==> flow/design.v <==
module mux8to1_8bit( input [7:0] in0,in1,in2,in3,in4,in5,in6,in7, input [2:0] Sel, output reg [7:0] outBus );
	always@(in0 or in1 or in2 or in3 or in4 or in5 or in6 or in7 or Sel)
	case (Sel)
			3'b000: outBus=in0;
			3'b001: outBus=in1;
			3'b010: outBus=in2;
			3'b011: outBus=in3;
			3'b100: outBus=in4;
			3'b101: outBus=in5;
			3'b110: outBus=in6;
			3'b111: outBus=in7;
	endcase
endmodule
module mux4to1_8bit( input [7:0] in0,in1,in2,in3, input [1:0] Sel, output reg [7:0] outBus );
	always@(in0 or in1 or in2 or in3 or Sel)
	case (Sel)
			2'b00: outBus=in0;
			2'b01: outBus=in1;
			2'b10: outBus=in2;
			2'b11: outBus=in3;
	endcase
endmodule
module mux2to1_8bit( input [7:0] in0,in1, input Sel, output reg [7:0] outBus );
	always@(in0 or in1 or Sel)
	case (Sel)
			1'b0: outBus=in0;
			1'b1: outBus=in1;
	endcase
endmodule
module mux8to1_32bit( input [31:0] in0,in1,in2,in3,in4,in5,in6,in7, input [2:0] Sel, output reg [31:0] outBus );
	always@(in0 or in1 or in2 or in3 or in4 or in5 or in6 or in7 or Sel)
	case (Sel)
			3'b000: outBus=in0;
			3'b001: outBus=in1;
			3'b010: outBus=in2;
			3'b011: outBus=in3;
			3'b100: outBus=in4;
			3'b101: outBus=in5;
			3'b110: outBus=in6;
			3'b111: outBus=in7;
	endcase
endmodule
module mux4to1_32bit( input [31:0] in0,in1,in2,in3, input [1:0] Sel, output reg [31:0] outBus );
	always@(in0 or in1 or in2 or in3 or Sel)
	case (Sel)
			2'b00: outBus=in0;
			2'b01: outBus=in1;
			2'b10: outBus=in2;
			2'b11: outBus=in3;
	endcase
endmodule
module mux2to1_32bit( input [31:0] in0,in1, input Sel, output reg [31:0] outBus );
	always@(in0 or in1 or Sel)
	case (Sel)
			1'b0: outBus=in0;
			1'b1: outBus=in1;
	endcase
endmodule
module mux2to1_1bit( input in0, in1, input Sel, output reg outBus );
	always@(in0 or in1 or Sel)
	case (Sel)
			1'b0: outBus=in0;
			1'b1: outBus=in1;
	endcase
endmodule
module signExt3to32( input [2:0] offset, output reg [31:0] signExtOffset);
  always@(offset)
  begin
    case(offset[2])
      1'b0: signExtOffset = { 29'b00000000000000000000000000000, offset};
      1'b1: signExtOffset = { 29'b11111111111111111111111111111, offset};
    endcase
  end
endmodule
module signExt5to32( input [4:0] offset, output reg [31:0] signExtOffset);
  always@(offset)
  begin
    case(offset[4])
      1'b0: signExtOffset = { 27'b000000000000000000000000000, offset};
      1'b1: signExtOffset = { 27'b111111111111111111111111111, offset};
    endcase
  end
endmodule
module signExt8to32( input [7:0] offset, output reg [31:0] signExtOffset);
  always@(offset)
  begin
    case(offset[7])
      1'b0: signExtOffset = { 24'b00000000000000000000000, offset};
      1'b1: signExtOffset = { 24'b111111111111111111111111, offset};
    endcase
  end
endmodule
module signExt11to32( input [10:0] offset, output reg [31:0] signExtOffset);
  always@(offset)
  begin
    case(offset[10])
      1'b0: signExtOffset = { 21'b000000000000000000000, offset};
      1'b1: signExtOffset = { 21'b111111111111111111111, offset};
    endcase
  end
endmodule
module zeroExt8to32( input [7:0] offset, output reg [31:0] zeroExtOffset);
  always@(offset)
  begin
    zeroExtOffset = { 24'b000000000000000000000000, offset};
  end
endmodule
module decoder3to8( input [2:0] encoded, output reg [7:0] decOut);
	always@(encoded)
	begin
		case(encoded)
			3'b000: decOut=8'b00000001; 
			3'b001: decOut=8'b00000010;
			3'b010: decOut=8'b00000100;
			3'b011: decOut=8'b00001000;
			3'b100: decOut=8'b00010000;
			3'b101: decOut=8'b00100000;
			3'b110: decOut=8'b01000000;
			3'b111: decOut=8'b10000000;
		endcase
	end
endmodule
module alu(
		input [31:0] aluIn1, input [31:0] aluIn2, input aluOp, output reg [31:0] aluOut, 
		output reg flag_z, output reg flag_n, output reg flag_c, output reg flag_v
);
 	reg [31:0] signedAluIn2;
	always@(aluIn1 or aluIn2 or aluOp)
	begin
		case(aluOp)
			1'b0: signedAluIn2 = aluIn2;
			1'b1: signedAluIn2 = -aluIn2;
		endcase
		{flag_c,aluOut} = aluIn1 + signedAluIn2;
		flag_z = (aluOut == 0)?1'b1:1'b0;
		flag_n = aluOut[31];
		flag_v = ( (aluIn1[31]==0 && signedAluIn2[31]==0 && aluOut[31]==1 ) || (aluIn1[31]==1 && signedAluIn2[31]==1 && aluOut[31]==0 ) )?1:0;
	end
endmodule
module adder32bit(input [31:0] op1, input [31:0] op2, output reg [31:0] res);
	always@(op1 or op2)
		res = op1 + op2;
endmodule
module D_ff (input clk, input reset, input regWrite, input decOut1b, input d, output reg q);
	always @ (posedge clk)
	begin
	if(reset==1'b1)
		q<=0;
	else
		if(regWrite == 1'b1 && decOut1b==1'b1) begin q<=d; end
	end
endmodule
module register3bit( input clk, input reset, input regWrite, input decOut1b, input [2:0] writeData, output  [2:0] outR );
	D_ff d0(clk, reset, regWrite, decOut1b, writeData[0], outR[0]);
	D_ff d1(clk, reset, regWrite, decOut1b, writeData[1], outR[1]);
	D_ff d2(clk, reset, regWrite, decOut1b, writeData[2], outR[2]);
endmodule
module flagRegister4bit( 
	input clk, input reset, input regWrite, 
	input p4_flag_z, p4_flag_n, p4_flag_c, p4_flag_v,
	output flag_z, flag_n, flag_c, flag_v
);
	register1bit reg_flag_z( clk, reset, regWrite, 1'b1, p4_flag_z, flag_z);
	register1bit reg_flag_n( clk, reset, regWrite, 1'b1, p4_flag_n, flag_n);
	register1bit reg_flag_c( clk, reset, regWrite, 1'b1, p4_flag_c, flag_c);
	register1bit reg_flag_v( clk, reset, regWrite, 1'b1, p4_flag_v, flag_v);
endmodule
module register1bit( input clk, input reset, input regWrite, input decOut1b, input writeData, output  outR );
	D_ff d0(clk, reset, regWrite, decOut1b, writeData, outR);
endmodule
module register8bit( input clk, input reset, input regWrite, input decOut1b, input [7:0] writeData, output  [7:0] outR );
	D_ff d0(clk, reset, regWrite, decOut1b, writeData[0], outR[0]);
	D_ff d1(clk, reset, regWrite, decOut1b, writeData[1], outR[1]);
	D_ff d2(clk, reset, regWrite, decOut1b, writeData[2], outR[2]);
	D_ff d3(clk, reset, regWrite, decOut1b, writeData[3], outR[3]);
	D_ff d4(clk, reset, regWrite, decOut1b, writeData[4], outR[4]);
	D_ff d5(clk, reset, regWrite, decOut1b, writeData[5], outR[5]);
	D_ff d6(clk, reset, regWrite, decOut1b, writeData[6], outR[6]);
	D_ff d7(clk, reset, regWrite, decOut1b, writeData[7], outR[7]);
endmodule
module register16bit( input clk, input reset, input regWrite, input decOut1b, input [15:0] writeData, output  [15:0] outR );
	D_ff d0(clk, reset, regWrite, decOut1b, writeData[0], outR[0]);
	D_ff d1(clk, reset, regWrite, decOut1b, writeData[1], outR[1]);
	D_ff d2(clk, reset, regWrite, decOut1b, writeData[2], outR[2]);
	D_ff d3(clk, reset, regWrite, decOut1b, writeData[3], outR[3]);
	D_ff d4(clk, reset, regWrite, decOut1b, writeData[4], outR[4]);
	D_ff d5(clk, reset, regWrite, decOut1b, writeData[5], outR[5]);
	D_ff d6(clk, reset, regWrite, decOut1b, writeData[6], outR[6]);
	D_ff d7(clk, reset, regWrite, decOut1b, writeData[7], outR[7]);
	D_ff d8(clk, reset, regWrite, decOut1b, writeData[8], outR[8]);
	D_ff d9(clk, reset, regWrite, decOut1b, writeData[9], outR[9]);
	D_ff d10(clk, reset, regWrite, decOut1b, writeData[10], outR[10]);
	D_ff d11(clk, reset, regWrite, decOut1b, writeData[11], outR[11]);
	D_ff d12(clk, reset, regWrite, decOut1b, writeData[12], outR[12]);
	D_ff d13(clk, reset, regWrite, decOut1b, writeData[13], outR[13]);
	D_ff d14(clk, reset, regWrite, decOut1b, writeData[14], outR[14]);
	D_ff d15(clk, reset, regWrite, decOut1b, writeData[15], outR[15]);
endmodule
module register32bit( input clk, input reset, input regWrite, input decOut1b, input [31:0] writeData, output  [31:0] outR );
	D_ff d0(clk, reset, regWrite, decOut1b, writeData[0], outR[0]);
	D_ff d1(clk, reset, regWrite, decOut1b, writeData[1], outR[1]);
	D_ff d2(clk, reset, regWrite, decOut1b, writeData[2], outR[2]);
	D_ff d3(clk, reset, regWrite, decOut1b, writeData[3], outR[3]);
	D_ff d4(clk, reset, regWrite, decOut1b, writeData[4], outR[4]);
	D_ff d5(clk, reset, regWrite, decOut1b, writeData[5], outR[5]);
	D_ff d6(clk, reset, regWrite, decOut1b, writeData[6], outR[6]);
	D_ff d7(clk, reset, regWrite, decOut1b, writeData[7], outR[7]);
	D_ff d8(clk, reset, regWrite, decOut1b, writeData[8], outR[8]);
	D_ff d9(clk, reset, regWrite, decOut1b, writeData[9], outR[9]);
	D_ff d10(clk, reset, regWrite, decOut1b, writeData[10], outR[10]);
	D_ff d11(clk, reset, regWrite, decOut1b, writeData[11], outR[11]);
	D_ff d12(clk, reset, regWrite, decOut1b, writeData[12], outR[12]);
	D_ff d13(clk, reset, regWrite, decOut1b, writeData[13], outR[13]);
	D_ff d14(clk, reset, regWrite, decOut1b, writeData[14], outR[14]);
	D_ff d15(clk, reset, regWrite, decOut1b, writeData[15], outR[15]);
	D_ff d16(clk, reset, regWrite, decOut1b, writeData[16], outR[16]);
	D_ff d17(clk, reset, regWrite, decOut1b, writeData[17], outR[17]);
	D_ff d18(clk, reset, regWrite, decOut1b, writeData[18], outR[18]);
	D_ff d19(clk, reset, regWrite, decOut1b, writeData[19], outR[19]);
	D_ff d20(clk, reset, regWrite, decOut1b, writeData[20], outR[20]);
	D_ff d21(clk, reset, regWrite, decOut1b, writeData[21], outR[21]);
	D_ff d22(clk, reset, regWrite, decOut1b, writeData[22], outR[22]);
	D_ff d23(clk, reset, regWrite, decOut1b, writeData[23], outR[23]);
	D_ff d24(clk, reset, regWrite, decOut1b, writeData[24], outR[24]);
	D_ff d25(clk, reset, regWrite, decOut1b, writeData[25], outR[25]);
	D_ff d26(clk, reset, regWrite, decOut1b, writeData[26], outR[26]);
	D_ff d27(clk, reset, regWrite, decOut1b, writeData[27], outR[27]);
	D_ff d28(clk, reset, regWrite, decOut1b, writeData[28], outR[28]);
	D_ff d29(clk, reset, regWrite, decOut1b, writeData[29], outR[29]);
	D_ff d30(clk, reset, regWrite, decOut1b, writeData[30], outR[30]);
	D_ff d31(clk, reset, regWrite, decOut1b, writeData[31], outR[31]);
endmodule
module register32bit_2WriteData( input clk, input reset, input regWrite1, input regWrite2, input decOut1b, input writeData_sel, input [31:0] writeData_1, input [31:0] writeData_2, output  [31:0] outR );
	wire [31:0] writeData;
	wire regWrite;
	mux2to1_32bit mux_writeData(writeData_1, writeData_2, writeData_sel, writeData);	 
	mux2to1_1bit mux_regWrite(regWrite1, regWrite2,writeData_sel, regWrite);
	D_ff d0(clk, reset, regWrite, decOut1b, writeData[0], outR[0]);
	D_ff d1(clk, reset, regWrite, decOut1b, writeData[1], outR[1]);
	D_ff d2(clk, reset, regWrite, decOut1b, writeData[2], outR[2]);
	D_ff d3(clk, reset, regWrite, decOut1b, writeData[3], outR[3]);
	D_ff d4(clk, reset, regWrite, decOut1b, writeData[4], outR[4]);
	D_ff d5(clk, reset, regWrite, decOut1b, writeData[5], outR[5]);
	D_ff d6(clk, reset, regWrite, decOut1b, writeData[6], outR[6]);
	D_ff d7(clk, reset, regWrite, decOut1b, writeData[7], outR[7]);
	D_ff d8(clk, reset, regWrite, decOut1b, writeData[8], outR[8]);
	D_ff d9(clk, reset, regWrite, decOut1b, writeData[9], outR[9]);
	D_ff d10(clk, reset, regWrite, decOut1b, writeData[10], outR[10]);
	D_ff d11(clk, reset, regWrite, decOut1b, writeData[11], outR[11]);
	D_ff d12(clk, reset, regWrite, decOut1b, writeData[12], outR[12]);
	D_ff d13(clk, reset, regWrite, decOut1b, writeData[13], outR[13]);
	D_ff d14(clk, reset, regWrite, decOut1b, writeData[14], outR[14]);
	D_ff d15(clk, reset, regWrite, decOut1b, writeData[15], outR[15]);
	D_ff d16(clk, reset, regWrite, decOut1b, writeData[16], outR[16]);
	D_ff d17(clk, reset, regWrite, decOut1b, writeData[17], outR[17]);
	D_ff d18(clk, reset, regWrite, decOut1b, writeData[18], outR[18]);
	D_ff d19(clk, reset, regWrite, decOut1b, writeData[19], outR[19]);
	D_ff d20(clk, reset, regWrite, decOut1b, writeData[20], outR[20]);
	D_ff d21(clk, reset, regWrite, decOut1b, writeData[21], outR[21]);
	D_ff d22(clk, reset, regWrite, decOut1b, writeData[22], outR[22]);
	D_ff d23(clk, reset, regWrite, decOut1b, writeData[23], outR[23]);
	D_ff d24(clk, reset, regWrite, decOut1b, writeData[24], outR[24]);
	D_ff d25(clk, reset, regWrite, decOut1b, writeData[25], outR[25]);
	D_ff d26(clk, reset, regWrite, decOut1b, writeData[26], outR[26]);
	D_ff d27(clk, reset, regWrite, decOut1b, writeData[27], outR[27]);
	D_ff d28(clk, reset, regWrite, decOut1b, writeData[28], outR[28]);
	D_ff d29(clk, reset, regWrite, decOut1b, writeData[29], outR[29]);
	D_ff d30(clk, reset, regWrite, decOut1b, writeData[30], outR[30]);
	D_ff d31(clk, reset, regWrite, decOut1b, writeData[31], outR[31]);
endmodule
module pipleline_IF_ID( 
		input clk, input reset, input regWrite, input IF_flush,
		input [15:0] aluInstr, memInstr, input [31:0] pc_plus4, 
		output [15:0] p1_aluInstr, output [15:0] p1_memInstr, output [31:0] p1_pc_plus4
	);
	register16bit reg_aluInstr(clk, reset | IF_flush, regWrite, 1'b1, aluInstr, p1_aluInstr);
	register16bit reg_memInstr(clk, reset | IF_flush, regWrite, 1'b1, memInstr, p1_memInstr);
	register32bit reg_pc_plus4(clk, reset | IF_flush, regWrite, 1'b1, pc_plus4 , p1_pc_plus4);
endmodule
module pipeline_ID_EX( 
		input clk, input reset, input regWrite, input ID_flush, input p2_pipeline_stall,
		input [2:0] alu_rn, alu_rm, alu_rd, mem_rn, mem_rd,
		output [2:0] p2_alu_rn, p2_alu_rm, p2_alu_rd, p2_mem_rn, p2_mem_rd,
		input [31:0] alu_reg_rm, alu_reg_rn, mem_reg_rn, mem_reg_rd, 
		output [31:0] p2_alu_reg_rm, p2_alu_reg_rn, p2_mem_reg_rn, p2_mem_reg_rd, 
		input [31:0] ex_alu_reg_rm, ex_alu_reg_rn, ex_mem_reg_rn, input [7:0] ex_mem_reg_rd,
		input [31:0] alu_sextImm3, mem_sextImm5,
		output [31:0] p2_alu_sextImm3, p2_mem_sextImm5,
		input [31:0] mem_shiftedSext8_branchOffset,	
		output [31:0] p2_mem_shiftedSext8_branchOffset,
		input memRead, memWrite, alu_regWrite, mem_regWrite, flag_regWrite,
		input aluOp, aluSrcB,
		input isBranch, isJump,
		output p2_memRead, p2_memWrite, p2_alu_regWrite, p2_mem_regWrite, p2_flag_regWrite,
		output p2_aluOp, p2_aluSrcB,
		output p2_isBranch, p2_isJump
	);
	wire signal_reset = reset | ID_flush;
	wire valWrite = regWrite | p2_pipeline_stall;
	wire [31:0] v_alu_reg_rn = p2_pipeline_stall ? ex_alu_reg_rn : alu_reg_rn;
	wire [31:0] v_alu_reg_rm = p2_pipeline_stall ? ex_alu_reg_rm : alu_reg_rm;
	wire [31:0] v_mem_reg_rn = p2_pipeline_stall ? ex_mem_reg_rn : mem_reg_rn;
	wire [31:0] v_mem_reg_rd = p2_pipeline_stall ? {24'b0, ex_mem_reg_rd} : mem_reg_rd;
	register3bit reg_alu_rn( clk, reset, regWrite, 1'b1, alu_rn, p2_alu_rn );
	register3bit reg_alu_rm( clk, reset, regWrite, 1'b1, alu_rm, p2_alu_rm );
	register3bit reg_alu_rd( clk, reset, regWrite, 1'b1, alu_rd, p2_alu_rd );
	register3bit reg_mem_rn( clk, reset, regWrite, 1'b1, mem_rn, p2_mem_rn );
	register3bit reg_mem_rd( clk, reset, regWrite, 1'b1, mem_rd, p2_mem_rd );
	register32bit reg_alu_reg_rn( clk, reset, valWrite, 1'b1, v_alu_reg_rn, p2_alu_reg_rn );
	register32bit reg_alu_reg_rm( clk, reset, valWrite, 1'b1, v_alu_reg_rm, p2_alu_reg_rm );
	register32bit reg_mem_reg_rn( clk, reset, valWrite, 1'b1, v_mem_reg_rn, p2_mem_reg_rn );
	register32bit reg_mem_reg_rd( clk, reset, valWrite, 1'b1, v_mem_reg_rd, p2_mem_reg_rd );
	register32bit reg_alu_sextImm3( clk, reset, regWrite, 1'b1, alu_sextImm3, p2_alu_sextImm3 );
	register32bit reg_mem_sextImm5( clk, reset, regWrite, 1'b1, mem_sextImm5, p2_mem_sextImm5 );
	register32bit reg_mem_sextImm8( clk, reset, regWrite, 1'b1, mem_shiftedSext8_branchOffset, p2_mem_shiftedSext8_branchOffset ); 
	register1bit  reg_memRead( clk, signal_reset, regWrite, 1'b1, memRead, p2_memRead);
	register1bit  reg_memWrite( clk, signal_reset, regWrite, 1'b1, memWrite, p2_memWrite);
	register1bit  reg_alu_regWrite( clk, signal_reset, regWrite, 1'b1, alu_regWrite, p2_alu_regWrite);
	register1bit  reg_mem_regWrite( clk, signal_reset, regWrite, 1'b1, mem_regWrite, p2_mem_regWrite);
	register1bit  reg_mem_flag_regWrite( clk, signal_reset, regWrite, 1'b1, flag_regWrite, p2_flag_regWrite);
	register1bit  reg_aluOp( clk, signal_reset, regWrite, 1'b1, aluOp, p2_aluOp);
	register1bit  reg_aluSrcB( clk, signal_reset, regWrite, 1'b1, aluSrcB, p2_aluSrcB);
	register1bit  reg_isBranch( clk, signal_reset, regWrite, 1'b1, isBranch, p2_isBranch);
	register1bit  reg_isJump( clk, signal_reset, regWrite, 1'b1, isJump, p2_isJump);
endmodule
module pipeline_EX_MEM( 
	input clk, reset, regWrite, EX_flush, bubble,
	input p2_memRead, p2_memWrite, p2_alu_regWrite, p2_mem_regWrite, p2_flag_regWrite,
	input [2:0] alu_rd, mem_rd,
	input [7:0] mem_reg_rd,
	input [31:0] alu_aluOut,  mem_address,
	input alu_flag_z, alu_flag_n, alu_flag_c, alu_flag_v,
	output p3_memRead, p3_memWrite, p3_alu_regWrite, p3_mem_regWrite,
	output [2:0] p3_alu_rd, p3_mem_rd,
	output [7:0] p3_mem_reg_rd, 
	output [31:0] p3_alu_aluOut, p3_mem_address,
	output p3_flag_z, p3_flag_n, p3_flag_c, p3_flag_v
);
	wire signal_reset = reset | EX_flush | bubble;
	register1bit  reg_memRead( clk, signal_reset, regWrite, 1'b1, p2_memRead, p3_memRead );
	register1bit  reg_memWrite( clk, signal_reset, regWrite, 1'b1, p2_memWrite, p3_memWrite);
	register1bit  reg_alu_regWrite( clk, signal_reset, regWrite, 1'b1, p2_alu_regWrite, p3_alu_regWrite);
	register1bit  reg_mem_regWrite( clk, signal_reset, regWrite, 1'b1, p2_mem_regWrite, p3_mem_regWrite);
	register3bit reg_alu_rd( clk, reset | EX_flush, regWrite, 1'b1, alu_rd, p3_alu_rd );
	register3bit reg_mem_rd( clk, reset | EX_flush, regWrite, 1'b1, mem_rd, p3_mem_rd );
	register32bit reg_alu_aluOut( clk, reset | EX_flush, regWrite, 1'b1, alu_aluOut, p3_alu_aluOut );
	register8bit reg_mem_reg_rd( clk, reset | EX_flush, regWrite, 1'b1, mem_reg_rd, p3_mem_reg_rd );
	register32bit reg_mem_address( clk, reset | EX_flush, regWrite, 1'b1, mem_address, p3_mem_address );
	register1bit reg_flag_z( clk, reset | EX_flush, regWrite & p2_flag_regWrite & ~bubble , 1'b1, alu_flag_z, p3_flag_z);  
	register1bit reg_flag_n( clk, reset | EX_flush, regWrite & p2_flag_regWrite & ~bubble , 1'b1, alu_flag_n, p3_flag_n);  
	register1bit reg_flag_c( clk, reset | EX_flush, regWrite & p2_flag_regWrite & ~bubble , 1'b1, alu_flag_c, p3_flag_c);  
	register1bit reg_flag_v( clk, reset | EX_flush, regWrite & p2_flag_regWrite & ~bubble , 1'b1, alu_flag_v, p3_flag_v);  
endmodule
module pipeline_MEM_WB(
		input clk, reset, regWrite,
		input p3_alu_regWrite, p3_mem_regWrite,
		input [2:0]  alu_rd, mem_rd,
		input [31:0] alu_aluOut, mem_memOut,
		input p3_flag_z, p3_flag_n, p3_flag_c, p3_flag_v,
		output p4_alu_regWrite, p4_mem_regWrite,
		output [2:0] p4_alu_rd, p4_mem_rd,
		output [31:0] p4_alu_aluOut, p4_mem_memOut,
		output p4_flag_z, p4_flag_n, p4_flag_c, p4_flag_v
);
	register1bit  reg_alu_regWrite( clk, reset, regWrite, 1'b1, p3_alu_regWrite, p4_alu_regWrite);
	register1bit  reg_mem_regWrite( clk, reset, regWrite, 1'b1, p3_mem_regWrite, p4_mem_regWrite);
	register3bit reg_alu_rd( clk, reset, regWrite, 1'b1, alu_rd, p4_alu_rd );
	register3bit reg_mem_rd( clk, reset, regWrite, 1'b1, mem_rd, p4_mem_rd );
	register32bit reg_alu_aluOut( clk, reset, regWrite, 1'b1, alu_aluOut, p4_alu_aluOut );
	register32bit reg_mem_memOut( clk, reset, regWrite, 1'b1, mem_memOut, p4_mem_memOut );
	register1bit reg_flag_z( clk, reset, regWrite , 1'b1, p3_flag_z, p4_flag_z);  
	register1bit reg_flag_n( clk, reset, regWrite , 1'b1, p3_flag_n, p4_flag_n);  
	register1bit reg_flag_c( clk, reset, regWrite , 1'b1, p3_flag_c, p4_flag_c);  
	register1bit reg_flag_v( clk, reset, regWrite , 1'b1, p3_flag_v, p4_flag_v);  
endmodule
module dataMem(input clk, input reset, input regWrite, input [31:0] memAddress, input [7:0] writeData, output hit, output [7:0] memOut);
	assign hit = 1'b1;
	wire [7:0] decOut;
	wire [7:0] outR0, outR1, outR2, outR3, outR4, outR5, outR6, outR7;
	decoder3to8 dm_decoder( memAddress[2:0], decOut);
	register8bit dm0( clk, reset, regWrite, decOut[0], writeData, outR0 );
	register8bit dm1( clk, reset, regWrite, decOut[1], writeData, outR1 );
	register8bit dm2( clk, reset, regWrite, decOut[2], writeData, outR2 );
	register8bit dm3( clk, reset, regWrite, decOut[3], writeData, outR3 );
	register8bit dm4( clk, reset, regWrite, decOut[4], writeData, outR4 );
	register8bit dm5( clk, reset, regWrite, decOut[5], writeData, outR5 );
	register8bit dm6( clk, reset, regWrite, decOut[6], writeData, outR6 );
	register8bit dm7( clk, reset, regWrite, decOut[7], writeData, outR7 );
	mux8to1_8bit dm_mux( outR0, outR1, outR2, outR3, outR4, outR5, outR6, outR7, memAddress[2:0], memOut);
endmodule
module controlCircuit(
		input [6:0] p1_aluOpcode, input [4:0] p1_memOpcode, 
		input p3_flag_v, input p3_flag_n, input p2_isBranch,
		output reg memRead, output reg memWrite, output reg alu_regWrite,output reg mem_regWrite, output reg flag_regWrite,
		output reg aluOp, output reg aluSrcB, 
		output reg isBranch, output reg isJump,output reg [1:0] pcSrc,
		output reg IF_flush, output reg ID_flush, output reg EX_flush
	);
	reg undefined_instruction;
	always @ (*)
	begin
		undefined_instruction = 0;
		aluOp = p1_aluOpcode[5];
		aluSrcB = p1_aluOpcode[6];
		IF_flush=0; ID_flush=0; EX_flush=0; isBranch = 0; isJump = 0;
		case(p1_aluOpcode[4:0])
			5'b00011: 
				begin
					alu_regWrite = 1;	 
					flag_regWrite = 1;
				end
			5'b01000: 
				begin
					alu_regWrite = 0;	 
					flag_regWrite = 1;
				end
			5'b00000:  
				begin
					alu_regWrite = 0;	 
					flag_regWrite = 0;
				end
			default: 
				begin
					alu_regWrite = 0;
					flag_regWrite = 0;
					undefined_instruction = 1;
				end
		endcase
		case(p1_memOpcode[4:0])
			5'b01100:   
				begin
					memRead = 0;
					memWrite = 1;
					mem_regWrite = 0;
				end
			5'b01101:  
				begin
					memRead = 1;
					memWrite = 0;
					mem_regWrite = 1;
				end
			5'b11010:  
				begin
					memRead = 0;
					memWrite = 0;
					mem_regWrite = 0;
					isBranch = 1;
				end
			5'b11110:  
				begin
					memRead = 0;
					memWrite = 0;
					mem_regWrite = 0;
					isJump = 1;
				end
			5'b00000:  
				begin
					memRead = 0;
					memWrite = 0;
					mem_regWrite = 0;
				end
			default:
				begin
					memRead = 0;
					memWrite = 0;
					mem_regWrite = 0; 
					undefined_instruction = 1;
				end
		endcase
		if(p3_flag_v )  
			begin
				pcSrc = 3;
				IF_flush=1; ID_flush=1; EX_flush=1;
			end
		else if(p2_isBranch & p3_flag_n )  
			begin	
				pcSrc = 1;
				IF_flush=1; ID_flush=1;
			end
		else if (isJump)  
			begin
				pcSrc = 2;
				IF_flush=1;
			end
		else if(undefined_instruction)
			begin
				pcSrc = 3;
				IF_flush=1;
			end
		else
			pcSrc = 0;
	end
endmodule
module registerSet( 
		input clk, input reset,
		input alu_regWrite, input mem_regWrite, input [7:0] decOut1, input [7:0] decOut2, 
		input [31:0] writeData_1, input [31:0] writeData_2,  
		output [31:0] outR0,outR1,outR2,outR3,outR4,outR5,outR6,outR7 
	);
	wire [7:0] decOut;
	assign decOut[0] = decOut1[0] | decOut2[0];
	assign decOut[1] = decOut1[1] | decOut2[1];
	assign decOut[2] = decOut1[2] | decOut2[2];
	assign decOut[3] = decOut1[3] | decOut2[3];
	assign decOut[4] = decOut1[4] | decOut2[4];
	assign decOut[5] = decOut1[5] | decOut2[5];
	assign decOut[6] = decOut1[6] | decOut2[6];
	assign decOut[7] = decOut1[7] | decOut2[7];
	register32bit_2WriteData r0 (clk, reset, alu_regWrite, mem_regWrite, decOut[0] , decOut2[0], writeData_1, writeData_2 , outR0 );
	register32bit_2WriteData r1 (clk, reset, alu_regWrite, mem_regWrite, decOut[1] , decOut2[1], writeData_1, writeData_2 , outR1 );
	register32bit_2WriteData r2 (clk, reset, alu_regWrite, mem_regWrite, decOut[2] , decOut2[2], writeData_1, writeData_2 , outR2 );
	register32bit_2WriteData r3 (clk, reset, alu_regWrite, mem_regWrite, decOut[3] , decOut2[3], writeData_1, writeData_2 , outR3 );
	register32bit_2WriteData r4 (clk, reset, alu_regWrite, mem_regWrite, decOut[4] , decOut2[4], writeData_1, writeData_2 , outR4 );
	register32bit_2WriteData r5 (clk, reset, alu_regWrite, mem_regWrite, decOut[5] , decOut2[5], writeData_1, writeData_2 , outR5 );
	register32bit_2WriteData r6 (clk, reset, alu_regWrite, mem_regWrite, decOut[6] , decOut2[6], writeData_1, writeData_2 , outR6 );
	register32bit_2WriteData r7 (clk, reset, alu_regWrite, mem_regWrite, decOut[7] , decOut2[7], writeData_1, writeData_2 , outR7 );
endmodule
module registerFile(
	input clk, input reset, 
	input p4_mem_regWrite, input [2:0] mem_rn, mem_rd, p4_mem_rd, input [31:0] mem_writeData,
	input p4_alu_regWrite, input [2:0] alu_rm, alu_rn, alu_rd, p4_alu_rd, input [31:0] alu_writeData,
	output [31:0] mem_reg_rn, mem_reg_rd, 
	output [31:0] alu_reg_rm, alu_reg_rn
	);
	wire [31:0] outR0,outR1,outR2,outR3,outR4,outR5,outR6,outR7;
	wire [7:0] alu_decOut, mem_decOut;
	decoder3to8 alu_decoder(p4_alu_rd, alu_decOut);
	decoder3to8 mem_decoder(p4_mem_rd, mem_decOut);
	wire [7:0] mem_decOut_we = mem_decOut & {8{p4_mem_regWrite}};
	registerSet rSet0( clk, reset, p4_alu_regWrite, p4_mem_regWrite, alu_decOut, mem_decOut_we, alu_writeData, mem_writeData, outR0,outR1,outR2,outR3,outR4,outR5,outR6,outR7 ); 
	wire [31:0] file_mem_reg_rn, file_mem_reg_rd, file_alu_reg_rn, file_alu_reg_rm;
	mux8to1_32bit mux_mrn( outR0,outR1,outR2,outR3,outR4,outR5,outR6,outR7, mem_rn, file_mem_reg_rn );
	mux8to1_32bit mux_mrd( outR0,outR1,outR2,outR3,outR4,outR5,outR6,outR7, mem_rd, file_mem_reg_rd );
	mux8to1_32bit mux_arn( outR0,outR1,outR2,outR3,outR4,outR5,outR6,outR7,alu_rn, file_alu_reg_rn );
	mux8to1_32bit mux_arm( outR0,outR1,outR2,outR3,outR4,outR5,outR6,outR7,alu_rm, file_alu_reg_rm );
	assign mem_reg_rn = (p4_mem_regWrite && p4_mem_rd == mem_rn) ? mem_writeData : (p4_alu_regWrite && p4_alu_rd == mem_rn) ? alu_writeData : file_mem_reg_rn;
	assign mem_reg_rd = (p4_mem_regWrite && p4_mem_rd == mem_rd) ? mem_writeData : (p4_alu_regWrite && p4_alu_rd == mem_rd) ? alu_writeData : file_mem_reg_rd;
	assign alu_reg_rn = (p4_mem_regWrite && p4_mem_rd == alu_rn) ? mem_writeData : (p4_alu_regWrite && p4_alu_rd == alu_rn) ? alu_writeData : file_alu_reg_rn;
	assign alu_reg_rm = (p4_mem_regWrite && p4_mem_rd == alu_rm) ? mem_writeData : (p4_alu_regWrite && p4_alu_rd == alu_rm) ? alu_writeData : file_alu_reg_rm;
endmodule
module forwarding_unit(
		input p3_alu_regWrite, input p4_alu_regWrite, input p4_mem_regWrite,input p2_alu_regWrite,
		input [2:0] p4_mem_rd, input [2:0] p4_alu_rd, 
		input [2:0] p3_alu_rd, input [2:0] p3_mem_rd,
		input [2:0] p2_mem_rd,input [2:0] p2_alu_rm ,
		input [2:0] p2_alu_rn,input [2:0] p2_mem_rn,
		output reg [1:0] f_alu_reg_rn_sel , output reg [1:0] f_alu_reg_rm_sel, output reg [1:0] f_mem_reg_rn_sel, output reg [1:0] f_mem_reg_rd_sel, output reg f_memStage_mem_rd_sel  
	); 
		always @ (*)
		begin
		f_alu_reg_rn_sel = 0 ; f_alu_reg_rm_sel = 0 ; f_mem_reg_rn_sel = 0 ; f_mem_reg_rd_sel = 0; f_memStage_mem_rd_sel = 0; 
		if( p3_alu_regWrite == 1 && p3_alu_rd != 0 && p3_alu_rd == p2_alu_rn )	 
			f_alu_reg_rn_sel = 1;
		else if( p4_mem_regWrite == 1 && p4_mem_rd != 0 && p4_mem_rd == p2_alu_rn )	 
			f_alu_reg_rn_sel = 3;
		else if( p4_alu_regWrite == 1 && p4_alu_rd != 0 && p4_alu_rd == p2_alu_rn )	 
			f_alu_reg_rn_sel = 2;
		if( p3_alu_regWrite == 1 &&  p3_alu_rd != 0 && p3_alu_rd == p2_alu_rm )	 
			f_alu_reg_rm_sel = 1;
		else if( p4_mem_regWrite == 1 && p4_mem_rd != 0 && p4_mem_rd == p2_alu_rm )	 
			f_alu_reg_rm_sel = 3;
		else if( p4_alu_regWrite == 1 && p4_alu_rd != 0 && p4_alu_rd == p2_alu_rm )	 
			f_alu_reg_rm_sel = 2;
		if( p3_alu_regWrite == 1 &&  p3_alu_rd != 0 && p3_alu_rd == p2_mem_rn )		 
			f_mem_reg_rn_sel = 1;
		else if( p4_mem_regWrite == 1 && p4_mem_rd != 0 && p4_mem_rd == p2_mem_rn )	 
			f_mem_reg_rn_sel = 3;
		else if( p4_alu_regWrite == 1 && p4_alu_rd != 0 && p4_alu_rd == p2_mem_rn )	 
			f_mem_reg_rn_sel = 2;
		if( p3_alu_regWrite == 1 &&  p3_alu_rd != 0 && p3_alu_rd == p2_mem_rd )		 
			f_mem_reg_rd_sel = 1;
		else if( p4_mem_regWrite == 1 && p4_mem_rd != 0 && p4_mem_rd == p2_mem_rd )	 
			f_mem_reg_rd_sel = 3;
		else if( p4_alu_regWrite == 1 && p4_alu_rd != 0 && p4_alu_rd == p2_mem_rd )	 
			f_mem_reg_rd_sel = 2;
		if( p4_mem_regWrite == 1 && p4_mem_rd != 0 && p4_mem_rd == p3_mem_rd )  
			f_memStage_mem_rd_sel = 1;
	end
endmodule
module hazard_detection(
		input p3_mem_regWrite, input [2:0] p3_mem_rd,
		input [2:0] p2_alu_rm, input [2:0] p2_alu_rn, input [2:0] p2_mem_rn,
		output reg PCWrite_HU, output reg p1_regWrite_HU, output reg p2_stall
	);
		always @ (*)	  
		begin
			PCWrite_HU = 1;  p1_regWrite_HU = 1;  p2_stall = 0; 
			if ( p3_mem_regWrite == 1 && p3_mem_rd !=0 && (p2_alu_rm == p3_mem_rd || p2_alu_rn == p3_mem_rd || p2_mem_rn == p3_mem_rd ) )
				begin 
					PCWrite_HU = 0;  
					p1_regWrite_HU = 0;  
					p2_stall = 1; 
				end	
		end
endmodule
module IFStage(
		input clk, input reset, input p1_pipeline_regWrite, input IF_flush,
		input pcWrite, 	input [31:0] pc_branchTarget, pc_jumpTarget, 
		input [1:0] pcSrc,  
		output [15:0] p1_aluInstr, p1_memInstr, 
		output [31:0] p1_pc_plus4,
		output [31:0] imem_addr, input [31:0] imem_data
	);
	wire [31:0] pc_out;
	wire [31:0] pc_writeData;
	register32bit PC( clk, reset, pcWrite, 1'b1, pc_writeData, pc_out );
	wire [31:0] pc_plus4;
	adder32bit adder_pc( pc_out, 32'd4 , pc_plus4 );
	mux4to1_32bit mux_pc_writeData( pc_plus4, pc_branchTarget,  pc_jumpTarget, 32'b00000000_11111111_00000000_11111111, pcSrc, pc_writeData );
	wire [31:0] instr2Word;
	assign imem_addr = pc_out;
	assign instr2Word = imem_data;
	pipleline_IF_ID p1(
		clk, reset, p1_pipeline_regWrite, IF_flush,
		instr2Word[31:16], instr2Word[15:0], pc_plus4, 
		p1_memInstr, p1_aluInstr, p1_pc_plus4 
	);
endmodule
module IDStage(
		input clk, input reset, input p2_pipeline_regWrite, input p2_pipeline_stall,  
		input [15:0] p1_aluInstr, p1_memInstr,
		input p3_flag_v, p3_flag_n,  
		input p4_mem_regWrite, p4_alu_regWrite, 
		input [2:0] p4_alu_rd, p4_mem_rd, 
		input [31:0] p4_alu_writeData, p4_mem_writeData,
		input p4_flag_z, p4_flag_n, p4_flag_c, p4_flag_v,
		input [31:0] ex_alu_reg_rm, ex_alu_reg_rn, ex_mem_reg_rn, input [7:0] ex_mem_reg_rd,
		output [2:0] p2_alu_rm, p2_alu_rn, p2_alu_rd, p2_mem_rn, p2_mem_rd, 
		output [31:0] p2_alu_reg_rm, p2_alu_reg_rn, p2_mem_reg_rn, p2_mem_reg_rd, 
		output [31:0] p2_alu_sext3_imm, p2_mem_sext5_memOffset, p2_mem_shiftedSext8_branchOffset, 		
		output [31:0] mem_shiftedSext11_jumpOffset,
		output flag_z, flag_n, flag_c, flag_v, 	 
		output p2_memRead, p2_memWrite, p2_alu_regWrite, p2_mem_regWrite, p2_flag_regWrite,
		output p2_aluOp, p2_aluSrcB,
		output p2_isBranch, p2_isJump, output [1:0] pcSrc,														 
		output IF_flush, output ID_flush, output EX_flush
	);
	wire [31:0] mem_sext11_jumpOffset, mem_sext8_branchOffset;
	wire [31:0] mem_shiftedSext8_branchOffset;  
	signExt11to32 mem_signExt11( p1_memInstr[15:5], mem_sext11_jumpOffset );
	signExt8to32 mem_signExt8( p1_memInstr[15:8], mem_sext8_branchOffset );
	assign mem_shiftedSext11_jumpOffset = {mem_sext11_jumpOffset[30:0],1'b0};
	assign mem_shiftedSext8_branchOffset = {mem_sext8_branchOffset[30:0],1'b0};	
	wire memRead, memWrite, alu_regWrite, mem_regWrite, flag_regWrite;
	wire aluOp, aluSrcB; 
	wire isBranch, isJump;
	wire alu_undefinedInstruction, mem_undefinedInstruction;
	wire IF_flush_raw, ID_flush_raw;
	controlCircuit ctrlCkt(
		p1_aluInstr[6:0] , p1_memInstr[4:0],
		p3_flag_v, p3_flag_n, p2_isBranch,
		memRead, memWrite, alu_regWrite, mem_regWrite, flag_regWrite,
		aluOp, aluSrcB, 
		isBranch, isJump, pcSrc,
		IF_flush_raw, ID_flush_raw, EX_flush
	);
	wire redirect_ok = p3_flag_v | ~p2_pipeline_stall;
	assign IF_flush = IF_flush_raw & redirect_ok;
	assign ID_flush = ID_flush_raw & redirect_ok;
	wire ID_flush_eff = ID_flush;
	flagRegister4bit flag_register( clk, reset, 1'b1,
		p4_flag_z, p4_flag_n, p4_flag_c, p4_flag_v,
		flag_z, flag_n, flag_c, flag_v
	);
	wire [31:0] alu_reg_rm, alu_reg_rn, mem_reg_rn, mem_reg_rd;
	registerFile rFile( clk, reset, 
		p4_mem_regWrite, p1_memInstr[10:8], p1_memInstr[7:5], p4_mem_rd, p4_mem_writeData,
		p4_alu_regWrite, p1_aluInstr[15:13], p1_aluInstr[12:10], p1_aluInstr[9:7], p4_alu_rd, p4_alu_writeData,
		mem_reg_rn, mem_reg_rd, 
		alu_reg_rm, alu_reg_rn
	);
	wire [31:0] alu_sext3_imm, mem_sext5_memOffset;
	signExt3to32 alu_signExt3( p1_aluInstr[15:13], alu_sext3_imm );
	signExt5to32 mem_signExt5( p1_memInstr[15:11], mem_sext5_memOffset );
	pipeline_ID_EX p2( 
		clk, reset, p2_pipeline_regWrite, ID_flush_eff, p2_pipeline_stall,
		p1_aluInstr[15:13], p1_aluInstr[12:10], p1_aluInstr[9:7], p1_memInstr[10:8], p1_memInstr[7:5],	 
		p2_alu_rm, p2_alu_rn, p2_alu_rd, p2_mem_rn, p2_mem_rd,											 
		alu_reg_rm, alu_reg_rn, mem_reg_rn, mem_reg_rd, 							 
		p2_alu_reg_rm, p2_alu_reg_rn, p2_mem_reg_rn, p2_mem_reg_rd, 				 
		ex_alu_reg_rm, ex_alu_reg_rn, ex_mem_reg_rn, ex_mem_reg_rd,				 
		alu_sext3_imm, mem_sext5_memOffset, 			 
		p2_alu_sext3_imm, p2_mem_sext5_memOffset, 		 
		mem_shiftedSext8_branchOffset,		 
		p2_mem_shiftedSext8_branchOffset,	 
		memRead, memWrite, alu_regWrite, mem_regWrite, flag_regWrite,
		aluOp, aluSrcB, 
		isBranch, isJump, 
		p2_memRead, p2_memWrite, p2_alu_regWrite, p2_mem_regWrite, p2_flag_regWrite,
		p2_aluOp, p2_aluSrcB,
		p2_isBranch, p2_isJump
	);
endmodule
module EXStage(input clk, input reset, input p3_pipeline_regWrite, input EX_flush,
		input p2_memRead, p2_memWrite, p2_alu_regWrite, p2_mem_regWrite, p2_flag_regWrite,
		input p2_aluOp, p2_aluSrcB, 
		input [2:0] p2_alu_rn, p2_alu_rm, p2_alu_rd, p2_mem_rn, p2_mem_rd,
		input [31:0] p2_alu_reg_rm, p2_alu_reg_rn, p2_mem_reg_rn,
		input [7:0] p2_mem_reg_rd, 
		input [31:0] p2_alu_sextImm3, p2_mem_sextImm5,
		input [1:0]	 f_mem_reg_rd_sel, 										 
		input [1:0]  f_mem_reg_rn_sel, f_alu_reg_rm_sel, f_alu_reg_rn_sel,	 
		input [31:0] f_mem_reg_rn_1, f_mem_reg_rn_2, f_mem_reg_rn_3,	 
		input [7:0] f_mem_reg_rd_1, f_mem_reg_rd_2, f_mem_reg_rd_3,		 
		input [31:0] f_alu_reg_rm_1, f_alu_reg_rm_2, f_alu_reg_rm_3,	 
		input [31:0] f_alu_reg_rn_1, f_alu_reg_rn_2, f_alu_reg_rn_3, 	 
		output p3_memRead, p3_memWrite, p3_alu_regWrite, p3_mem_regWrite,
		output [2:0] p3_alu_rd, p3_mem_rd,
		output [7:0] p3_mem_reg_rd,
		output [31:0] p3_alu_aluOut, p3_mem_address,
		output p3_flag_z, p3_flag_n, p3_flag_c, p3_flag_v,
		input stall,
		output [31:0] ex_alu_reg_rm, ex_alu_reg_rn, ex_mem_reg_rn, output [7:0] ex_mem_reg_rd
);
	wire [31:0] selected_mem_reg_rn;
	mux4to1_32bit mux_mem_reg_rn( p2_mem_reg_rn, f_mem_reg_rn_1, f_mem_reg_rn_2, f_mem_reg_rn_3, f_mem_reg_rn_sel, selected_mem_reg_rn );
	wire [7:0] selected_mem_reg_rd;
	mux4to1_8bit mux_mem_reg_rd( p2_mem_reg_rd, f_mem_reg_rd_1, f_mem_reg_rd_2, f_mem_reg_rd_3, f_mem_reg_rd_sel, selected_mem_reg_rd );
	wire [31:0] mem_address;
	adder32bit memAddressAdder(p2_mem_sextImm5, selected_mem_reg_rn, mem_address);
	wire [31:0] aluIn1;
	mux4to1_32bit mux_alu_reg_rn( p2_alu_reg_rn, f_alu_reg_rn_1, f_alu_reg_rn_2, f_alu_reg_rn_3, f_alu_reg_rn_sel, aluIn1 );
	wire [31:0] selected_alu_reg_rm;
	wire [31:0] aluIn2;
	mux4to1_32bit mux_alu_reg_rm( p2_alu_reg_rm, f_alu_reg_rm_1, f_alu_reg_rm_2, f_alu_reg_rm_3, f_alu_reg_rm_sel, selected_alu_reg_rm );
	assign ex_alu_reg_rm = selected_alu_reg_rm;
	assign ex_alu_reg_rn = aluIn1;
	assign ex_mem_reg_rn = selected_mem_reg_rn;
	assign ex_mem_reg_rd = selected_mem_reg_rd;
	mux2to1_32bit mux_alu_rm_imm( selected_alu_reg_rm, p2_alu_sextImm3, p2_aluSrcB, aluIn2 );
	wire [31:0] aluOut;
	wire alu_flag_z, alu_flag_n, alu_flag_c, alu_flag_v;
	alu theALU(
		aluIn1, aluIn2, p2_aluOp, aluOut, 
		alu_flag_z, alu_flag_n, alu_flag_c, alu_flag_v
	);
	pipeline_EX_MEM p3( 
		clk, reset, p3_pipeline_regWrite, EX_flush, stall,
		p2_memRead, p2_memWrite, p2_alu_regWrite, p2_mem_regWrite, p2_flag_regWrite,
		p2_alu_rd, p2_mem_rd,
		p2_mem_reg_rd, 
		aluOut, mem_address,
		alu_flag_z, alu_flag_n, alu_flag_c, alu_flag_v,
		p3_memRead, p3_memWrite, p3_alu_regWrite, p3_mem_regWrite,
		p3_alu_rd, p3_mem_rd,
		p3_mem_reg_rd, 
		p3_alu_aluOut, p3_mem_address,
		p3_flag_z, p3_flag_n, p3_flag_c, p3_flag_v
	);	
endmodule
module MEMStage( 
		input clk, reset, p4_pipeline_regWrite, 
		input p3_memWrite, p3_alu_regWrite, p3_mem_regWrite,
		input [2:0] p3_alu_rd, p3_mem_rd,
		input [7:0] p3_mem_reg_rd, 
		input [31:0] p3_alu_aluOut, p3_mem_address,
		input f_memStage_mem_rd_sel,
		input [7:0] f_memStage_mem_reg_rd,
		input p3_flag_z, p3_flag_n, p3_flag_c, p3_flag_v,
		output p4_alu_regWrite, p4_mem_regWrite,
		output [2:0] p4_alu_rd, p4_mem_rd,
		output [31:0] p4_alu_aluOut, 
		output [31:0] p4_mem_memOut,
		output p4_flag_z, p4_flag_n, p4_flag_c, p4_flag_v
);
	wire [7:0] selected_mem_rd;
	mux2to1_8bit mux_f_memStage_mem_rd( p3_mem_reg_rd, f_memStage_mem_reg_rd, f_memStage_mem_rd_sel, selected_mem_rd );
	wire [7:0] mem_memOut_8bit;
	wire [31:0] mem_memOut;
	wire hit;
	dataMem dataMemory( clk, reset, p3_memWrite, p3_mem_address, selected_mem_rd, hit, mem_memOut_8bit );
	zeroExt8to32 zExt_memOut( mem_memOut_8bit, mem_memOut );
	pipeline_MEM_WB p4( 
		clk, reset, p4_pipeline_regWrite, 
		p3_alu_regWrite, p3_mem_regWrite,
		p3_alu_rd, p3_mem_rd,
		p3_alu_aluOut, mem_memOut,
		p3_flag_z, p3_flag_n, p3_flag_c, p3_flag_v,
		p4_alu_regWrite, p4_mem_regWrite,
		p4_alu_rd, p4_mem_rd,
		p4_alu_aluOut, p4_mem_memOut,
		p4_flag_z, p4_flag_n, p4_flag_c, p4_flag_v
	);
endmodule
module mainModule(
		input clk, input reset,
		output [31:0] imem_addr, input [31:0] imem_data,
		output wb_alu_we, output [2:0] wb_alu_rd, output [31:0] wb_alu_data,
		output wb_mem_we, output [2:0] wb_mem_rd, output [7:0] wb_mem_data,
		output [3:0] flags
	);
	wire IF_flush, ID_flush, EX_flush; 
	wire pcWrite, p1_pipeline_regWrite;
	wire p2_pipeline_regWrite, p2_pipeline_stall;
	wire hu_pcWrite, hu_p1_regWrite, hu_stall;
	wire p3_pipeline_regWrite = 1'b1;
	wire [1:0]  f_mem_reg_rn_sel, f_alu_reg_rm_sel, f_alu_reg_rn_sel;	 
	wire [1:0] f_mem_reg_rd_sel;
	wire f_memStage_mem_rd_sel;
	wire [31:0] p2_pc_branchTarget, pc_jumpTarget; 
	wire [1:0] pcSrc;
	wire [15:0] p1_aluInstr, p1_memInstr;  
	wire [31:0] p1_pc_plus4;
	IFStage the_IFStage(
		clk, reset, p1_pipeline_regWrite, IF_flush, 
		pcWrite, 	p2_pc_branchTarget, pc_jumpTarget, 
		pcSrc,  
		p1_aluInstr, p1_memInstr, p1_pc_plus4,
		imem_addr, imem_data
	);
	wire p2_memRead, p2_memWrite, p2_alu_regWrite, p2_mem_regWrite, p2_flag_regWrite;
	wire p2_aluOp, p2_aluSrcB;
	wire p2_isBranch, p2_isJump; 
	wire p3_memRead, p3_memWrite, p3_alu_regWrite, p3_mem_regWrite;
	wire p4_alu_regWrite, p4_mem_regWrite;
	wire [2:0] p2_alu_rm, p2_alu_rn, p2_alu_rd, p2_mem_rn, p2_mem_rd;
	wire [2:0] p3_alu_rd, p3_mem_rd;
	wire [2:0] p4_alu_rd, p4_mem_rd;
	wire [31:0] p2_alu_reg_rm, p2_alu_reg_rn, p2_mem_reg_rn, p2_mem_reg_rd;  
	wire [31:0] p2_alu_imm, p2_memOffset;
	wire [7:0] p3_mem_reg_rd;
	wire [31:0] p3_alu_aluOut, p3_mem_address;
	wire [31:0] p4_alu_aluOut, p4_mem_memOut;
	wire [31:0] f_mem_reg_rn_1, f_mem_reg_rn_2, f_mem_reg_rn_3;	 
	wire [7:0] f_mem_reg_rd_1, f_mem_reg_rd_2, f_mem_reg_rd_3;		 
	wire [31:0] f_alu_reg_rm_1, f_alu_reg_rm_2, f_alu_reg_rm_3;	 
	wire [31:0] f_alu_reg_rn_1, f_alu_reg_rn_2, f_alu_reg_rn_3; 	 
	wire [7:0] f_memStage_mem_reg_rd;	
	assign f_mem_reg_rn_1 = p3_alu_aluOut; assign f_mem_reg_rn_2 = p4_alu_aluOut; assign f_mem_reg_rn_3 = p4_mem_memOut;
	assign f_alu_reg_rm_1 = p3_alu_aluOut; assign f_alu_reg_rm_2 = p4_alu_aluOut; assign f_alu_reg_rm_3 = p4_mem_memOut;
	assign f_alu_reg_rn_1 = p3_alu_aluOut; assign f_alu_reg_rn_2 = p4_alu_aluOut; assign f_alu_reg_rn_3 = p4_mem_memOut;
	assign f_mem_reg_rd_1 = p3_alu_aluOut[7:0]; assign f_mem_reg_rd_2 = p4_alu_aluOut[7:0]; assign f_mem_reg_rd_3 = p4_mem_memOut[7:0];
	assign f_memStage_mem_reg_rd = p4_mem_memOut[7:0];
	wire [31:0] ex_alu_reg_rm, ex_alu_reg_rn, ex_mem_reg_rn;
	wire [7:0] ex_mem_reg_rd;
	wire flag_z, flag_n, flag_c, flag_v;
	wire p3_flag_z, p3_flag_n, p3_flag_c, p3_flag_v;
	wire p4_flag_z, p4_flag_n, p4_flag_c, p4_flag_v;
	IDStage theIDStage(
		clk, reset, p2_pipeline_regWrite, p2_pipeline_stall,  
		p1_aluInstr, p1_memInstr,
		p3_flag_v, p3_flag_n,  
		p4_mem_regWrite, p4_alu_regWrite,
		p4_alu_rd, p4_mem_rd,  
		p4_alu_aluOut, p4_mem_memOut,
		p4_flag_z, p4_flag_n, p4_flag_c, p4_flag_v,
		ex_alu_reg_rm, ex_alu_reg_rn, ex_mem_reg_rn, ex_mem_reg_rd,
		p2_alu_rm, p2_alu_rn, p2_alu_rd, p2_mem_rn, p2_mem_rd, 
		p2_alu_reg_rm, p2_alu_reg_rn, p2_mem_reg_rn, p2_mem_reg_rd, 
		p2_alu_imm, p2_memOffset, 
		p2_pc_branchTarget, pc_jumpTarget,
		flag_z, flag_n, flag_c, flag_v, 	 
		p2_memRead, p2_memWrite, p2_alu_regWrite, p2_mem_regWrite, p2_flag_regWrite,
		p2_aluOp, p2_aluSrcB,
		p2_isBranch, p2_isJump, pcSrc,															 
		IF_flush, ID_flush, EX_flush
	);
	EXStage theEXStage(clk, reset, p3_pipeline_regWrite, EX_flush,
		p2_memRead, p2_memWrite, p2_alu_regWrite, p2_mem_regWrite, p2_flag_regWrite,
		p2_aluOp, p2_aluSrcB, 
		p2_alu_rn, p2_alu_rm, p2_alu_rd, p2_mem_rn, p2_mem_rd,
		p2_alu_reg_rm, p2_alu_reg_rn, p2_mem_reg_rn, 
		p2_mem_reg_rd[7:0],  									 
		p2_alu_imm, p2_memOffset, 
		f_mem_reg_rd_sel, 										 
		f_mem_reg_rn_sel, f_alu_reg_rm_sel, f_alu_reg_rn_sel,	 
		f_mem_reg_rn_1, f_mem_reg_rn_2, f_mem_reg_rn_3,	 
		f_mem_reg_rd_1, f_mem_reg_rd_2, f_mem_reg_rd_3,	 
		f_alu_reg_rm_1, f_alu_reg_rm_2, f_alu_reg_rm_3,	 
		f_alu_reg_rn_1, f_alu_reg_rn_2, f_alu_reg_rn_3, 	 
		p3_memRead, p3_memWrite, p3_alu_regWrite, p3_mem_regWrite,
		p3_alu_rd, p3_mem_rd,
		p3_mem_reg_rd,
		p3_alu_aluOut, p3_mem_address,
		p3_flag_z, p3_flag_n, p3_flag_c, p3_flag_v,
		p2_pipeline_stall,
		ex_alu_reg_rm, ex_alu_reg_rn, ex_mem_reg_rn, ex_mem_reg_rd
	);
	MEMStage theMEMStage( 
		clk, reset, 1'b1,
		p3_memWrite, p3_alu_regWrite, p3_mem_regWrite,
		p3_alu_rd, p3_mem_rd,
		p3_mem_reg_rd, 
		p3_alu_aluOut, p3_mem_address,
		f_memStage_mem_rd_sel,
		f_memStage_mem_reg_rd[7:0],
		p3_flag_z, p3_flag_n, p3_flag_c, p3_flag_v,
		p4_alu_regWrite, p4_mem_regWrite,
		p4_alu_rd, p4_mem_rd,
		p4_alu_aluOut,
		p4_mem_memOut,
		p4_flag_z, p4_flag_n, p4_flag_c, p4_flag_v
	);
	forwarding_unit the_forwarding_unit(
		p3_alu_regWrite, p4_alu_regWrite, p4_mem_regWrite, p2_alu_regWrite,
		p4_mem_rd, p4_alu_rd, 
		p3_alu_rd, p3_mem_rd,
		p2_mem_rd, p2_alu_rm ,
		p2_alu_rn, p2_mem_rn,
		f_alu_reg_rn_sel , f_alu_reg_rm_sel, f_mem_reg_rn_sel, f_mem_reg_rd_sel, f_memStage_mem_rd_sel  
	); 	
	 hazard_detection the_hazard_detection(
		p3_mem_regWrite, p3_mem_rd,
		p2_alu_rm, p2_alu_rn, p2_mem_rn,
		hu_pcWrite, hu_p1_regWrite, hu_stall
	);	
	assign p2_pipeline_stall = hu_stall & ~p3_flag_v;
	assign pcWrite = ~p2_pipeline_stall;
	assign p1_pipeline_regWrite = ~p2_pipeline_stall;
	assign p2_pipeline_regWrite = ~p2_pipeline_stall;
	assign wb_alu_we = p4_alu_regWrite;
	assign wb_alu_rd = p4_alu_rd;
	assign wb_alu_data = p4_alu_aluOut;
	assign wb_mem_we = p4_mem_regWrite;
	assign wb_mem_rd = p4_mem_rd;
	assign wb_mem_data = p4_mem_memOut[7:0];
	assign flags = {flag_z, flag_n, flag_c, flag_v};
endmodule
Reports on mainModule. The steps from the RTL of mainModule to its reports follow in flow order. Lines are those of the file above, counted from 1. Operators: Yosys type, input widths -> output width; for muxes data width and select width s. The mark - stands for no value.

Top module: mainModule. Clock: clk. Standard-cell library: sky130hd. Corner: tt_025C_1v80.

After elaboration. Counts by Yosys on the flattened word-level netlist (proc, flatten, opt, wreduce; memories kept). Print and check cells are left out. Cells with the same type and inputs are merged into one. Yosys's memory passes give these memory sizes; they may raise the number of words (mostly to a power of two), join words into wider ones and drop unused or constant bits.

Cells after elaboration: 965. For bits in read-only memories the number is 192. Word width x clocked read ports: 24. The figure for memories kept is 3. Under bits of input ports stands 34. Under register bits stands 688. The figure for output and inout bits is 84.

For equality and inequality tests the number is 81. The figure for reductions and logical operators is 69. The entry for add/subtract/negate cells reads 4. The figure for mux-type cells is 83. The figure for bitwise gates (word level) is 37.

Memory list: (no name shown) (words 8, bits a word 8, read ports 1, wr ports 0, line 111) `case(encoded)`; (no name shown) (words 8, bits a word 8, read ports 1, wr ports 0, line 111).

Memories not listed: 1.

Logic depth. Depth = most cells in a row (Yosys ltp): at word level without a register or memory, in the mapped netlist without a sequential cell, where the memories' decode and read muxes count.

Depth after elaboration: 16. Under ABC_AREA stands 1. Gate-level depth with buffers: 38. Under mapped depth without buffers stands 36.

Synthesis result. Source: synth_stat.txt of the flow (Yosys; design flattened, memories mapped). It holds for the ABC_AREA given above (unset counts as 0); a run with the other value may have another netlist.

The figure for mapped area is 33995.1 um2. Mapped cells: 4904. The figure for buffers is 388. Under sequential part of the area stands 12451.9 um2. The figure for mapped flip-flops is 622.

Cells by type: sky130_fd_sc_hd__dfxtp_1 (number 622, total area 1.25E+04 um2); sky130_fd_sc_hd__nand2_1 (number 805, total area 3.02E+03 um2); sky130_fd_sc_hd__a21oi_1 (number 528, total area 2.64E+03 um2); sky130_fd_sc_hd__inv_1 (number 670, total area 2.51E+03 um2); sky130_fd_sc_hd__o21ai_0 (number 445, total area 2.23E+03 um2).

Other cell types: 56; their cells: 1834.

Path before layout. Source: OpenSTA report_checks on the synthesized netlist (no wires, ideal clock, input and output delay 20% of the period each), path of least setup slack; recovery checks are left aside. Register names are those of the netlist, which keeps one name where synthesis merged equal registers.

Kind: register -> register. From: reg theMEMStage.p4.reg_mem_regWrite.d0.q. To: reg theEXStage.p3.reg_flag_z.d0.q. The entry for stages reads 33. Under arrival stands 3790 ps. The entry for period reads 10000 ps. Setup slack: 6078 ps. The figure for library setup time is 132 ps. The figure for time at the first pin is 0 ps. Under data required time stands 9868 ps. Under path delay stands 3922 ps. Under path buffers stands 2. Under period reached after synthesis stands 3922 ps.

"path delay" = arrival - input delay + setup time. "stages" counts driving pins, that of a launching flip-flop among them; a cell with two outputs on the path counts twice. "period reached after synthesis" is the clock period less the worst setup slack; recovery checks do not enter. This is arithmetic on one report: input and output delays are still those of the set period (20% each). The rows between start and end are the longest chain of elaborated cells between them; the timing report does not say that the signal goes this way. Where chains are equally long, one stands for them. A line is the first line of the expression or statement that the cell stems from. Yosys adds cells for indexed reads and writes and turns some case tables into memories.

The entry for cells in the longest elaborated chain reads 12. Elaborated cells on any way between the ends: 23. Those cells by class: 2 x add/sub; 6 x eq/ne; 9 x mux; 6 x reduce/logical.

Ends and longest elaborated chain, post-synthesis: from (decl) (line 144) `module D_ff (input clk, input reset, input regWrite, input decOut1b, input d, output reg q);`; from (assign) (line 148) `q<=0;`; from (assign) (line 150) `if(regWrite == 1'b1 && decOut1b==1'b1) begin q<=d; end`; $logic_and 1x1->1 x2 (line 560) `else if( p4_mem_regWrite == 1 && p4_mem_rd != 0 && p4_mem_rd == p2_alu_rm )`; $mux 2 (line 560); (+8 left out); $mux 1 (line 135) `flag_z = (aluOut == 0)?1'b1:1'b0;`; to (assign) (line 148); to (assign) (line 150); to (decl) (line 144).

Worst path after layout. From the final timing report of run 1: the path of least setup slack in the routed layout; clock arrival at registers is part of the times. The path's times are printed in steps of 10 ps; the period is the one set.

Kind: register -> register. From: reg theMEMStage.p4.reg_mem_rd.d2.q. To: reg theEXStage.p3.reg_flag_z.d0.q. The entry for period reads 10900 ps. Under path buffers stands 0. The figure for library setup time is 30 ps. Setup slack: 4670 ps. Under arrival stands 6860 ps. The entry for stages reads 25. Under data required time stands 11530 ps. The figure for time at the first pin is 680 ps.

The rows between start and end are the longest chain of elaborated cells between them; the timing report does not say that the signal goes this way. Where chains are equally long, one stands for them.

The entry for cells in the longest elaborated chain reads 13. Elaborated cells on any way between the ends: 26. Those cells by class: 2 x add/sub; 8 x eq/ne; 9 x mux; 7 x reduce/logical.

Ends and longest elaborated chain, post-layout: from (decl) (line 144) `module D_ff (input clk, input reset, input regWrite, input decOut1b, input d, output reg q);`; from (assign) (line 148) `q<=0;`; from (assign) (line 150) `if(regWrite == 1'b1 && decOut1b==1'b1) begin q<=d; end`; $reduce_bool 3->1 (line 560) `else if( p4_mem_regWrite == 1 && p4_mem_rd != 0 && p4_mem_rd == p2_alu_rm )`; $logic_and 1x1->1 x2 (line 560); (+9 left out); $mux 1 (line 135) `flag_z = (aluOut == 0)?1'b1:1'b0;`; to (assign) (line 148); to (assign) (line 150); to (decl) (line 144).

==> results <==
Below are 3 stored runs of the flow (Yosys, OpenROAD; platform sky130hd) on mainModule, each with its settings and what was measured, unordered. Constraints: input delay and output delay 20% of the set period each, output load 0.01 pF. "clock period reached" is the run's clock period less its worst setup slack. It is reckoned from that one timing run; input and output delays stay at 20% of the period that was set. "time on the worst setup path" is the time allowed to the run's worst setup path (the clock period less input and output delay, where it has them) less its slack. Clock arrival times count: a late capture clock shortens it, a late launch clock lengthens it. "total power after layout": no workload was simulated; the value follows from the tool's default switching activity. "time on the worst setup path" is known to 10 ps.

Files of run 1:
==> flow/run.sh <==
#!/bin/bash
# the make line also repeats the synthesis and layout settings of config.mk as NAME=value (left out here)
make -C /OpenROAD-flow-scripts/flow DESIGN_CONFIG=/design/flow/config.mk WORK_HOME=/design/flow/orfs CLKGATE_MAP_FILE= finish
==> flow/config.mk <==
export PLATFORM = sky130hd
export DESIGN_NAME = mainModule
export DESIGN_NICKNAME = mainModule
export VERILOG_FILES = /design/flow/design.v
export SDC_FILE = /design/flow/constraint.sdc
export NUM_CORES = 4
export LEC_CHECK = 0
export ABC_AREA = 1
export CAP_MARGIN = 0
export CELL_PAD_IN_SITES_GLOBAL_PLACEMENT = 2
export CORE_ASPECT_RATIO = 1.37
export CORE_MARGIN = 5
export CORE_UTILIZATION = 30
export CTS_CLUSTER_DIAMETER = 310
export CTS_CLUSTER_SIZE = 75
export GPL_ROUTABILITY_DRIVEN = 0
export GPL_TIMING_DRIVEN = 1
export SETUP_SLACK_MARGIN = 0.97
export SLEW_MARGIN = 30
export TNS_END_PERCENT = 55
==> flow/constraint.sdc <==
create_clock -name core_clock -period 10.9 [get_ports {clk}]
set_input_delay 2.1800 -clock core_clock [delete_from_list [all_inputs] [get_ports {clk}]]
set_output_delay 2.1800 -clock core_clock [all_outputs]
set_load 0.01 [all_outputs]

Results of run 1. The synthesized cell area reads 33,995.1 um2. For the total die area the run shows 120,233.0 um2. For the standard-cell area of the final layout the run shows 36,216.0 um2. The final utilization reads 32.2 %. The worst setup slack after layout comes to 4,672 ps. The post-route setup TNS is 0 ps. The final worst hold slack comes to 362 ps. For the total power after layout the run shows 0.005612 W. The measured clock period reached is 6,228 ps. For the time on the worst setup path the run shows 6,230 ps. Worst setup path kind: register -> register.

Files of run 2:
==> flow/run.sh <==
#!/bin/bash
# the make line also repeats the synthesis and layout settings of config.mk as NAME=value (left out here)
make -C /OpenROAD-flow-scripts/flow DESIGN_CONFIG=/design/flow/config.mk WORK_HOME=/design/flow/orfs CLKGATE_MAP_FILE= finish
==> flow/config.mk <==
export PLATFORM = sky130hd
export DESIGN_NAME = mainModule
export DESIGN_NICKNAME = mainModule
export VERILOG_FILES = /design/flow/design.v
export SDC_FILE = /design/flow/constraint.sdc
export NUM_CORES = 4
export LEC_CHECK = 0
export ABC_AREA = 1
export CAP_MARGIN = 0
export CELL_PAD_IN_SITES_GLOBAL_PLACEMENT = 2
export CORE_ASPECT_RATIO = 1.96
export CORE_MARGIN = 5
export CORE_UTILIZATION = 30
export CTS_CLUSTER_DIAMETER = 310
export CTS_CLUSTER_SIZE = 75
export GPL_ROUTABILITY_DRIVEN = 0
export GPL_TIMING_DRIVEN = 1
export SETUP_SLACK_MARGIN = 0.97
export SLEW_MARGIN = 30
==> flow/constraint.sdc <==
create_clock -name core_clock -period 10.9 [get_ports {clk}]
set_input_delay 2.1800 -clock core_clock [delete_from_list [all_inputs] [get_ports {clk}]]
set_output_delay 2.1800 -clock core_clock [all_outputs]
set_load 0.01 [all_outputs]

Results of run 2. The synthesized cell area reads 33,995.1 um2. For the total die area the run shows 120,533.0 um2. For the standard-cell area of the final layout the run shows 36,348.6 um2. The final utilization reads 32.2 %. The worst setup slack after layout comes to 4,198 ps. The post-route setup TNS is 0 ps. The final worst hold slack comes to 347 ps. For the total power after layout the run shows 0.005629 W. The measured clock period reached is 6,702 ps. For the time on the worst setup path the run shows 6,700 ps. Worst setup path kind: register -> register.

Files of run 3:
==> flow/run.sh <==
#!/bin/bash
# the make line also repeats the synthesis and layout settings of config.mk as NAME=value (left out here)
make -C /OpenROAD-flow-scripts/flow DESIGN_CONFIG=/design/flow/config.mk WORK_HOME=/design/flow/orfs CLKGATE_MAP_FILE= finish
==> flow/config.mk <==
export PLATFORM = sky130hd
export DESIGN_NAME = mainModule
export DESIGN_NICKNAME = mainModule
export VERILOG_FILES = /design/flow/design.v
export SDC_FILE = /design/flow/constraint.sdc
export NUM_CORES = 4
export LEC_CHECK = 0
export CAP_MARGIN = 35
export CELL_PAD_IN_SITES_DETAIL_PLACEMENT = 1
export CELL_PAD_IN_SITES_GLOBAL_PLACEMENT = 3
export CORE_ASPECT_RATIO = 1.07
export CORE_MARGIN = 2
export CORE_UTILIZATION = 67
export CTS_CLUSTER_DIAMETER = 245
export CTS_CLUSTER_SIZE = 19
export MIN_ROUTING_LAYER = met2
export PLACE_DENSITY = 0.64
export SLEW_MARGIN = 20
==> flow/constraint.sdc <==
create_clock -name core_clock -period 10.2 [get_ports {clk}]
set_input_delay 2.0400 -clock core_clock [delete_from_list [all_inputs] [get_ports {clk}]]
set_output_delay 2.0400 -clock core_clock [all_outputs]
set_load 0.01 [all_outputs]

Outcome of run 3: no final report: placement broke off with GPL-0301.
